==> flow/design.v <==
module FA_Structural(a,b,cin,sum,cout);
	input a,b,cin;
    output sum,cout;
    wire x,y,z;
    xor(x,a,b);
    xor(sum,x,cin);
    and(y,cin,x);
    and(z,a,b);
    or(cout,y,z);
endmodule
module RPA(a,b,cin,sum,cout);
	input [63:0] a,b;
    input cin;
    output wire [63:0] sum;
    output wire cout;
	wire c0,c1,c2,c3,c4,c5,c6,c7,c8,c9,c10,c11,c12,c13,c14,c15,c16,c17,c18,c19,c20,c21,c22,c23,c24,c25,c26,c27,c28,c29,c30,c31,c32,c33,c34,c35,c36,c37,c38,c39,c40,c41,c42,c43,c44,c45,c46,c47,c48,c49,c50,c51,c52,c53,c54,c55,c56,c57,c58,c59,c60,c61,c62;
	FA_Structural fa1(a[0],b[0],cin,sum[0],c0);
	FA_Structural fa2(a[1],b[1],c0,sum[1],c1);
	FA_Structural fa3(a[2],b[2],c1,sum[2],c2);
	FA_Structural fa4(a[3],b[3],c2,sum[3],c3);
    FA_Structural fa5(a[4],b[4],c3,sum[4],c4);
    FA_Structural fa6(a[5],b[5],c4,sum[5],c5);
    FA_Structural fa7(a[6],b[6],c5,sum[6],c6);
    FA_Structural fa8(a[7],b[7],c6,sum[7],c7);
    FA_Structural fa9(a[8],b[8],c7,sum[8],c8);
    FA_Structural fa10(a[9],b[9],c8,sum[9],c9);
    FA_Structural fa11(a[10],b[10],c9,sum[10],c10);
    FA_Structural fa12(a[11],b[11],c10,sum[11],c11);
    FA_Structural fa13(a[12],b[12],c11,sum[12],c12);
    FA_Structural fa14(a[13],b[13],c12,sum[13],c13);
    FA_Structural fa15(a[14],b[14],c13,sum[14],c14);
    FA_Structural fa16(a[15],b[15],c14,sum[15],c15);
    FA_Structural fa17(a[16],b[16],c15,sum[16],c16);
    FA_Structural fa18(a[17],b[17],c16,sum[17],c17);
    FA_Structural fa19(a[18],b[18],c17,sum[18],c18);
    FA_Structural fa20(a[19],b[19],c18,sum[19],c19);
    FA_Structural fa21(a[20],b[20],c19,sum[20],c20);
    FA_Structural fa22(a[21],b[21],c20,sum[21],c21);
    FA_Structural fa23(a[22],b[22],c21,sum[22],c22);
    FA_Structural fa24(a[23],b[23],c22,sum[23],c23);
    FA_Structural fa25(a[24],b[24],c23,sum[24],c24);
    FA_Structural fa26(a[25],b[25],c24,sum[25],c25);
    FA_Structural fa27(a[26],b[26],c25,sum[26],c26);
    FA_Structural fa28(a[27],b[27],c26,sum[27],c27);
    FA_Structural fa29(a[28],b[28],c27,sum[28],c28);
    FA_Structural fa30(a[29],b[29],c28,sum[29],c29);
    FA_Structural fa31(a[30],b[30],c29,sum[30],c30);
    FA_Structural fa32(a[31],b[31],c30,sum[31],c31);
    FA_Structural fa33(a[32],b[32],c31,sum[32],c32);
    FA_Structural fa34(a[33],b[33],c32,sum[33],c33);
    FA_Structural fa35(a[34],b[34],c33,sum[34],c34);
    FA_Structural fa36(a[35],b[35],c34,sum[35],c35);
    FA_Structural fa37(a[36],b[36],c35,sum[36],c36);	
    FA_Structural fa38(a[37],b[37],c36,sum[37],c37);
    FA_Structural fa39(a[38],b[38],c37,sum[38],c38);
    FA_Structural fa40(a[39],b[39],c38,sum[39],c39);
    FA_Structural fa41(a[40],b[40],c39,sum[40],c40);
    FA_Structural fa42(a[41],b[41],c40,sum[41],c41);
    FA_Structural fa43(a[42],b[42],c41,sum[42],c42);
    FA_Structural fa44(a[43],b[43],c42,sum[43],c43);
    FA_Structural fa45(a[44],b[44],c43,sum[44],c44);
    FA_Structural fa46(a[45],b[45],c44,sum[45],c45);
    FA_Structural fa47(a[46],b[46],c45,sum[46],c46);
    FA_Structural fa48(a[47],b[47],c46,sum[47],c47);
    FA_Structural fa49(a[48],b[48],c47,sum[48],c48);
    FA_Structural fa50(a[49],b[49],c48,sum[49],c49);
    FA_Structural fa51(a[50],b[50],c49,sum[50],c50);
    FA_Structural fa52(a[51],b[51],c50,sum[51],c51);
    FA_Structural fa53(a[52],b[52],c51,sum[52],c52);
    FA_Structural fa54(a[53],b[53],c52,sum[53],c53);
    FA_Structural fa55(a[54],b[54],c53,sum[54],c54);
    FA_Structural fa56(a[55],b[55],c54,sum[55],c55);
    FA_Structural fa57(a[56],b[56],c55,sum[56],c56);
    FA_Structural fa58(a[57],b[57],c56,sum[57],c57);
    FA_Structural fa59(a[58],b[58],c57,sum[58],c58);
    FA_Structural fa60(a[59],b[59],c58,sum[59],c59);
    FA_Structural fa61(a[60],b[60],c59,sum[60],c60);
    FA_Structural fa62(a[61],b[61],c60,sum[61],c61);
    FA_Structural fa63(a[62],b[62],c61,sum[62],c62);
    FA_Structural fa64(a[63],b[63],c62,sum[63],cout);
endmodule
module swap(input [63:0]in1, input [63:0]in2, output reg [63:0]out1, output reg [63:0]out2);
    always @(in1 or in2)
    begin
        if(in2[62:0]>in1[62:0])
        begin
            out2 = in1;
            out1 = in2;
        end
        else
        begin
            out1 = in1;
            out2 = in2;
        end
    end
endmodule
module shifter(input [63:0]A, input [10:0]shift, output [63:0]B);
    assign B = A>>shift;
endmodule
module split(input [63:0]A, output sign, output [10:0]exp, output [51:0]man);
    assign sign = A[63];
    assign exp  = A[62:52];
    assign man  = A[51:0];
endmodule
module dfa(input [63:0] I1, input [63:0] I2, output reg [63:0] Final_exp);
    wire[63:0] A,B;
    swap SW(I1,I2,A,B); 
    wire S1,S2;        
    wire [10:0] E1,E2; 
    wire [51:0] M1,M2; 
    split SP1(A,S1,E1,M1); 
    split SP2(B,S2,E2,M2); 
    wire [10:0]Expdiff; 
    assign Expdiff = E1-E2;
    wire [63:0] T1,T2,T3;  
    assign T1= {|E1,M1};   
    assign T2= {|E2,M2};   
    shifter BS(T2,Expdiff,T3); 
    wire [63:0]T4;
    assign T4 = {64{S1^S2}}^T3; 
    wire [63:0]Sum;
    wire Carry;
    RPA C1(T1,T4,S1^S2,Sum,Carry); 
    reg [51:0] M3,tmp; 
    reg [10:0] E3;
    integer i, j;
    reg found;
    always @(*)
    begin
        i=53;
        j=0;
        found=1'b0;
        tmp=Sum[51:0];
        if(Sum[53]==1)
        begin 
            M3=Sum[52:1];
            E3 = E1 + 1'b1;
        end
        else if(Sum[52]==0)
        begin
            for(j=1;j<=52;j=j+1)
            begin
                if(!found && Sum[52-j]==1'b1)
                begin
                    i=j;
                    found=1'b1;
                end
            end
            E3=E1-i;
            tmp=Sum[51:0];
            M3=tmp<<i;
        end
        else
        begin
            M3=Sum[51:0];
            E3=E1;
        end
    end
    always@(*) begin
        if(&E1 == 1'b1 || &E2 == 1'b1) begin
            Final_exp = 64'b0_11111111111_1111111111111111111111111111111111111111111111111111;	
        end
        else if((|E1== 1'b0) && (|M1[51:0]== 1'b0)) begin
            Final_exp = {S2,E2,M2[51:0]};
        end
        else if((|E2== 1'b0) && (|M2[51:0]== 1'b0)) begin
            Final_exp = {S1,E1,M1[51:0]};
        end
        else if(Sum[63:0] == 63'b0) begin
            Final_exp=64'b0;
        end
        else begin
            Final_exp = {S1,{11{|Sum}} & E3,M3};
        end
    end
endmodule
module fp64_add(input clk, input [63:0] a, input [63:0] b, output reg [63:0] s);
    reg  [63:0] a_q, b_q;
    wire [63:0] sum;
    dfa u_dfa(.I1(a_q), .I2(b_q), .Final_exp(sum));
    always @(posedge clk) begin
        a_q <= a;
        b_q <= b;
        s   <= sum;
    end
endmodule
Step by step through the tools: fp64_add
Tool output for the design above, in the order of the flow.
Lines are those of the file above, counted from 1.
Operators carry their Yosys type and port widths (W data, S select, Z words).
Cell names lack the library's common part.
Not given: --

inputs
  top = fp64_add
  clock port = clk
  standard-cell library = sky130hd
  library corner = tt_025C_1v80

Elaborated design
Source: Yosys, flattened and elaborated, memories not mapped. Widths are those after wreduce; folded enables and synchronous resets count as part of the registers. Registers that Yosys merges into a memory's read port (data or address) are not register bits. Print and check cells do not count. Equal cells are merged and count once.

word-level totals
  register bits after elaboration = 192
  output and inout port bits = 64

operators by class
  add/subtract/negate cells = 3
  order comparisons = 1
  shift operators = 2
  multiplexer cells = 216
  bitwise gates (word level) = 293
  reductions and logical operators = 113

operator list
  kind                     number
  $mux W32                 53
  $mux W64                 5
  $mux W1                  153
  $xor A1 B1 Y1            118
  $and A1 B1 Y1            116
  $reduce_or A52 Y1        2
  $mux W52                 2
  $shr A53 B11 Y64         1
  $xor A64 B64 Y64         1
  $logic_not A64 Y1        1
  $reduce_or A64 Y1        1
  $gt A63 B63 Y1           1
  $or A1 B1 Y1             53
  $logic_and A1 B1 Y1      53
  $shl A52 B32 Y52         1
  $logic_not A1 Y1         51
  $sub A11 B11 Y11         2
  $reduce_and A11 Y1       2
  $reduce_or A11 Y1        2
  $mux W11                 2
  $add A11 B1 Y11 const B  1
  $and A11 B11 Y11         1
  $mux W6                  1
  $not A1 Y1               4
  $logic_or A1 B1 Y1       1

Depth
Depth = most cells in a row (Yosys ltp): at word level without a register or memory, in the mapped netlist without a sequential cell, where the memories' decode and read muxes count.

depth
  depth in word-level cells = 376
  ABC_AREA = 0
  depth in mapped cells = 116
  depth with buffers taken out = 100

Mapped cells and area
Source: synth_stat.txt of the flow (Yosys; design flattened, memories mapped). It holds for the ABC_AREA given above (unset counts as 0); a run with the other value may have another netlist.

mapped netlist
  cells in the netlist = 2719
  chip area (Yosys) = 20165.6 µm²
  area of sequential cells = 3843.7 µm²
  flip-flops = 192

cell types
  type      number
  dfxtp_1   192
  mux2i_1   129
  nand2_1   341
  a21oi_1   254
  fa_1      53
  nor2_1    264
  ha_1      73
  o21ai_0   173
  mux4_2    31
  xnor2_1   67
  inv_1     143
  clkbuf_1  137
  a221oi_1  54
  o211ai_1  52
  nor4_1    57
  nand3_1   62
  nand4_1   46
  a211oi_1  34

Other cell types: 80; their cells: 557.
The figures by module come from a second, unflattened synthesis with its own total; it is not the netlist above.

second synthesis, totals
  cell total of the unflattened synthesis = 2727
  area (unflattened synthesis) = 23953.0 µm²

Rows give one instance, submodules left out.

modules
  module         instances  cells  area (µm²)  seq. area (µm²)
  dfa            1          1421   8777.2      0.0
  shifter        1          553    5270.1      0.0
  fp64_add       1          192    3843.7      3843.7
  swap           1          369    3819.9      0.0
  FA_Structural  64         1      20.0        0.0
  split          2          64     480.5       0.0
  RPA            1          0      0.0         0.0

Timing after synthesis
Path of least setup slack by OpenSTA after synthesis, without wires, with an ideal clock, recovery checks aside; 20% of the period is set as input and as output delay. Where synthesis merged equal registers, the netlist keeps one of their names.

path post-synthesis
  path kind = register to register
  start point = register a_q[55]
  end point = register s[61]
  period = 30000 ps
  data arrival time = 32229 ps
  required time = 29859 ps
  slack = -2370 ps
  path delay = 32370 ps
  stages on the path = 110
  buffers on the path = 19
  synthesis period reached = 32370 ps

"path delay" is the arrival time less input delay plus setup time.
"stages on the path" counts driving pins, that of a launching flip-flop among them; a cell with two outputs on the path counts twice.
"synthesis period reached" is the clock period less the worst setup slack; recovery checks do not enter. This is arithmetic on one report: input and output delays are still those of the set period (20% each).
Between the ends stands the longest chain of elaborated cells between them, by number of cells; it is not shown to be the way that was timed. Of several equally long chains one is given.
Each line given opens the expression or statement behind the cell; cells for indexed reads and writes are added by Yosys, which also makes memories of some case tables.

between the ends, post-synthesis
  cells stage by stage = dfxtp_1 -> clkbuf_1 -> inv_1 -> ha_1 -> clkbuf_1 -> nand4_1 -> a211oi_1 -> o21ai_2 -> nand2_4 -> buf_6 -> buf_6 -> clkbuf_1 -> buf_1 -> buf_1 -> clkbuf_1 -> clkbuf_1 -> clkbuf_1 -> clkbuf_1 -> (+74 left out) -> inv_1 -> or3_1 -> o41ai_1 -> inv_2 -> clkbuf_1 -> clkbuf_1 -> ha_1 -> a21o_1 -> a21o_1 -> and2_1 -> o21ai_0 -> nand2b_1 -> a2111oi_0 -> and3_1 -> o21ai_0 -> xor2_1 -> nand2_1 -> o211ai_1
  cells in the longest elaborated chain = 376

RTL lines, path post-synthesis
  what                line  text
  start: declaration  178   reg  [63:0] a_q, b_q;
  start: assignment   182   a_q <= a;
  $gt A63 B63 Y1      85    if(in2[62:0]>in1[62:0])
  $mux W64            85
  $sub A11 B11 Y11    114   assign Expdiff = E1-E2;
  $shr A53 B11 Y64    98    assign B = A>>shift;
  $xor A64 B64 Y64    120   assign T4 = {64{S1^S2}}^T3;
  $xor A1 B1 Y1       5     xor(x,a,b);
  $and A1 B1 Y1       7     and(y,cin,x);
  (+362 left out)     --
  $sub A11 B11 Y11    149   E3=E1-i;
  $mux W11            139   else if(Sum[52]==0)
  $mux W11            134   if(Sum[53]==1)
  $and A11 B11 Y11    173   Final_exp = {S1,{11{|Sum}} & E3,M3};
  $mux W64            169   else if(Sum[63:0] == 63'b0) begin
  $mux W64            166   else if((|E2== 1'b0) && (|M2[51:0]== 1'b0)) begin
  $mux W64            163   else if((|E1== 1'b0) && (|M1[51:0]== 1'b0)) begin
  end: assignment     184   s   <= sum;
  end: declaration    177   module fp64_add(input clk, input [63:0] a, input [63:0] b, output reg [63:0] s);

Path in the finished layout
From the final timing report of stored run 2: the path of least setup slack in the routed layout; clock arrival at registers is part of the times.
The report prints the path's times to 10 ps; the period is as set.

path after layout
  path kind = register to register
  start point = register a_q[29]
  end point = register s[40]
  period = 16600 ps
  data arrival time = 27790 ps
  required time = 17000 ps
  slack = -10790 ps
  stages on the path = 99
  buffers on the path = 12

Between the ends stands the longest chain of elaborated cells between them, by number of cells; it is not shown to be the way that was timed. Of several equally long chains one is given.

between the ends, after layout
  cells stage by stage = dfxtp_1 -> inv_1 -> ha_1 -> nand4_1 -> nor4_4 -> buf_4 -> o41a_1 -> buf_6 -> o311ai_4 -> nand2_4 -> nand2_2 -> nor2_2 -> a21oi_2 -> ha_2 -> buf_6 -> or4_4 -> a211oi_4 -> nor4_2 -> (+63 left out) -> nand4_1 -> nor2_1 -> o21ai_2 -> and2_4 -> buf_4 -> buf_6 -> buf_12 -> buf_12 -> a21oi_4 -> mux2i_2 -> nand2_1 -> nand2_2 -> a2bb2oi_2 -> buf_6 -> o211ai_1 -> buf_4 -> a221oi_4 -> a22oi_1
  cells in the longest elaborated chain = 375

RTL lines, path after layout
  what                line  text
  start: declaration  178   reg  [63:0] a_q, b_q;
  start: assignment   182   a_q <= a;
  $gt A63 B63 Y1      85    if(in2[62:0]>in1[62:0])
  $mux W64            85
  $sub A11 B11 Y11    114   assign Expdiff = E1-E2;
  $shr A53 B11 Y64    98    assign B = A>>shift;
  $xor A64 B64 Y64    120   assign T4 = {64{S1^S2}}^T3;
  $xor A1 B1 Y1       5     xor(x,a,b);
  $and A1 B1 Y1       7     and(y,cin,x);
  (+361 left out)     --
  $mux W32            134   if(Sum[53]==1)
  $shl A52 B32 Y52    151   M3=tmp<<i;
  $mux W52            139   else if(Sum[52]==0)
  $mux W52            134
  $mux W64            169   else if(Sum[63:0] == 63'b0) begin
  $mux W64            166   else if((|E2== 1'b0) && (|M2[51:0]== 1'b0)) begin
  $mux W64            163   else if((|E1== 1'b0) && (|M1[51:0]== 1'b0)) begin
  end: assignment     184   s   <= sum;
  end: declaration    177   module fp64_add(input clk, input [63:0] a, input [63:0] b, output reg [63:0] s);

Subject: flow runs of fp64_add

Hi,

Module fp64_add, platform sky130hd: 3 stored runs of the flow (Yosys, OpenROAD) with differing settings, in no particular order. Input and output delays are each 20% of the period that was set; the output load is 0.01 pF.
"period achieved" = clock period - worst setup slack. The figure is calculated, with input and output delays left at 20% of the set period.
"time used up by the worst setup path" is the time allowed to the run's worst setup path (the clock period less input and output delay, where it has them) less its slack. Clock arrival times count: a late capture clock shortens it, a late launch clock lengthens it.
By "total power after layout" is meant OpenSTA's value without simulated activity: inputs other than the clock are taken to toggle once in ten clock periods, and the tool carries that through the logic.
"time used up by the worst setup path" is given in steps of 10 ps.
Among the settings, -- means not set for that run.
Results: -- = not shown.

item                                       stored run 1  stored run 2          stored run 3
ABC_AREA                                   1             --                    1
CORE_ASPECT_RATIO                          1.8           --                    1.8
CORE_MARGIN                                8             10                    10
CTS_CLUSTER_DIAMETER                       40            --                    --
CTS_CLUSTER_SIZE                           16            79                    16
HOLD_SLACK_MARGIN                          0.08          0.08                  0.08
MIN_ROUTING_LAYER                          met2          --                    --
SETUP_SLACK_MARGIN                         3.89          3.89                  3.89
period_ns                                  16.6          16.6                  16.6
CAP_MARGIN                                 20            20                    20
CORE_UTILIZATION                           40            40                    40
SLEW_MARGIN                                20            20                    20
netlist area reported by Yosys (µm²)       --            20165.6               20498.4
die outline area (µm²)                     --            59794.9               61094.7
standard-cell area after layout (µm²)      --            34380.5               34750.8
post-layout utilization (%)                --            68.8                  68.4
worst slack on setup checks (ps)           --            -10788                -11350
sum of negative setup slack (ps)           --            -650552               -698152
final worst hold slack (ps)                --            678                   723
total power after layout (mW)              --            6.711                 7.603
period achieved (ps)                       --            27388                 27950
time used up by the worst setup path (ps)  --            27390                 27950
kind of the worst setup path               --            register to register  register to register

Stored run 1: unfinished; error GRT-0232 in routing

Regards
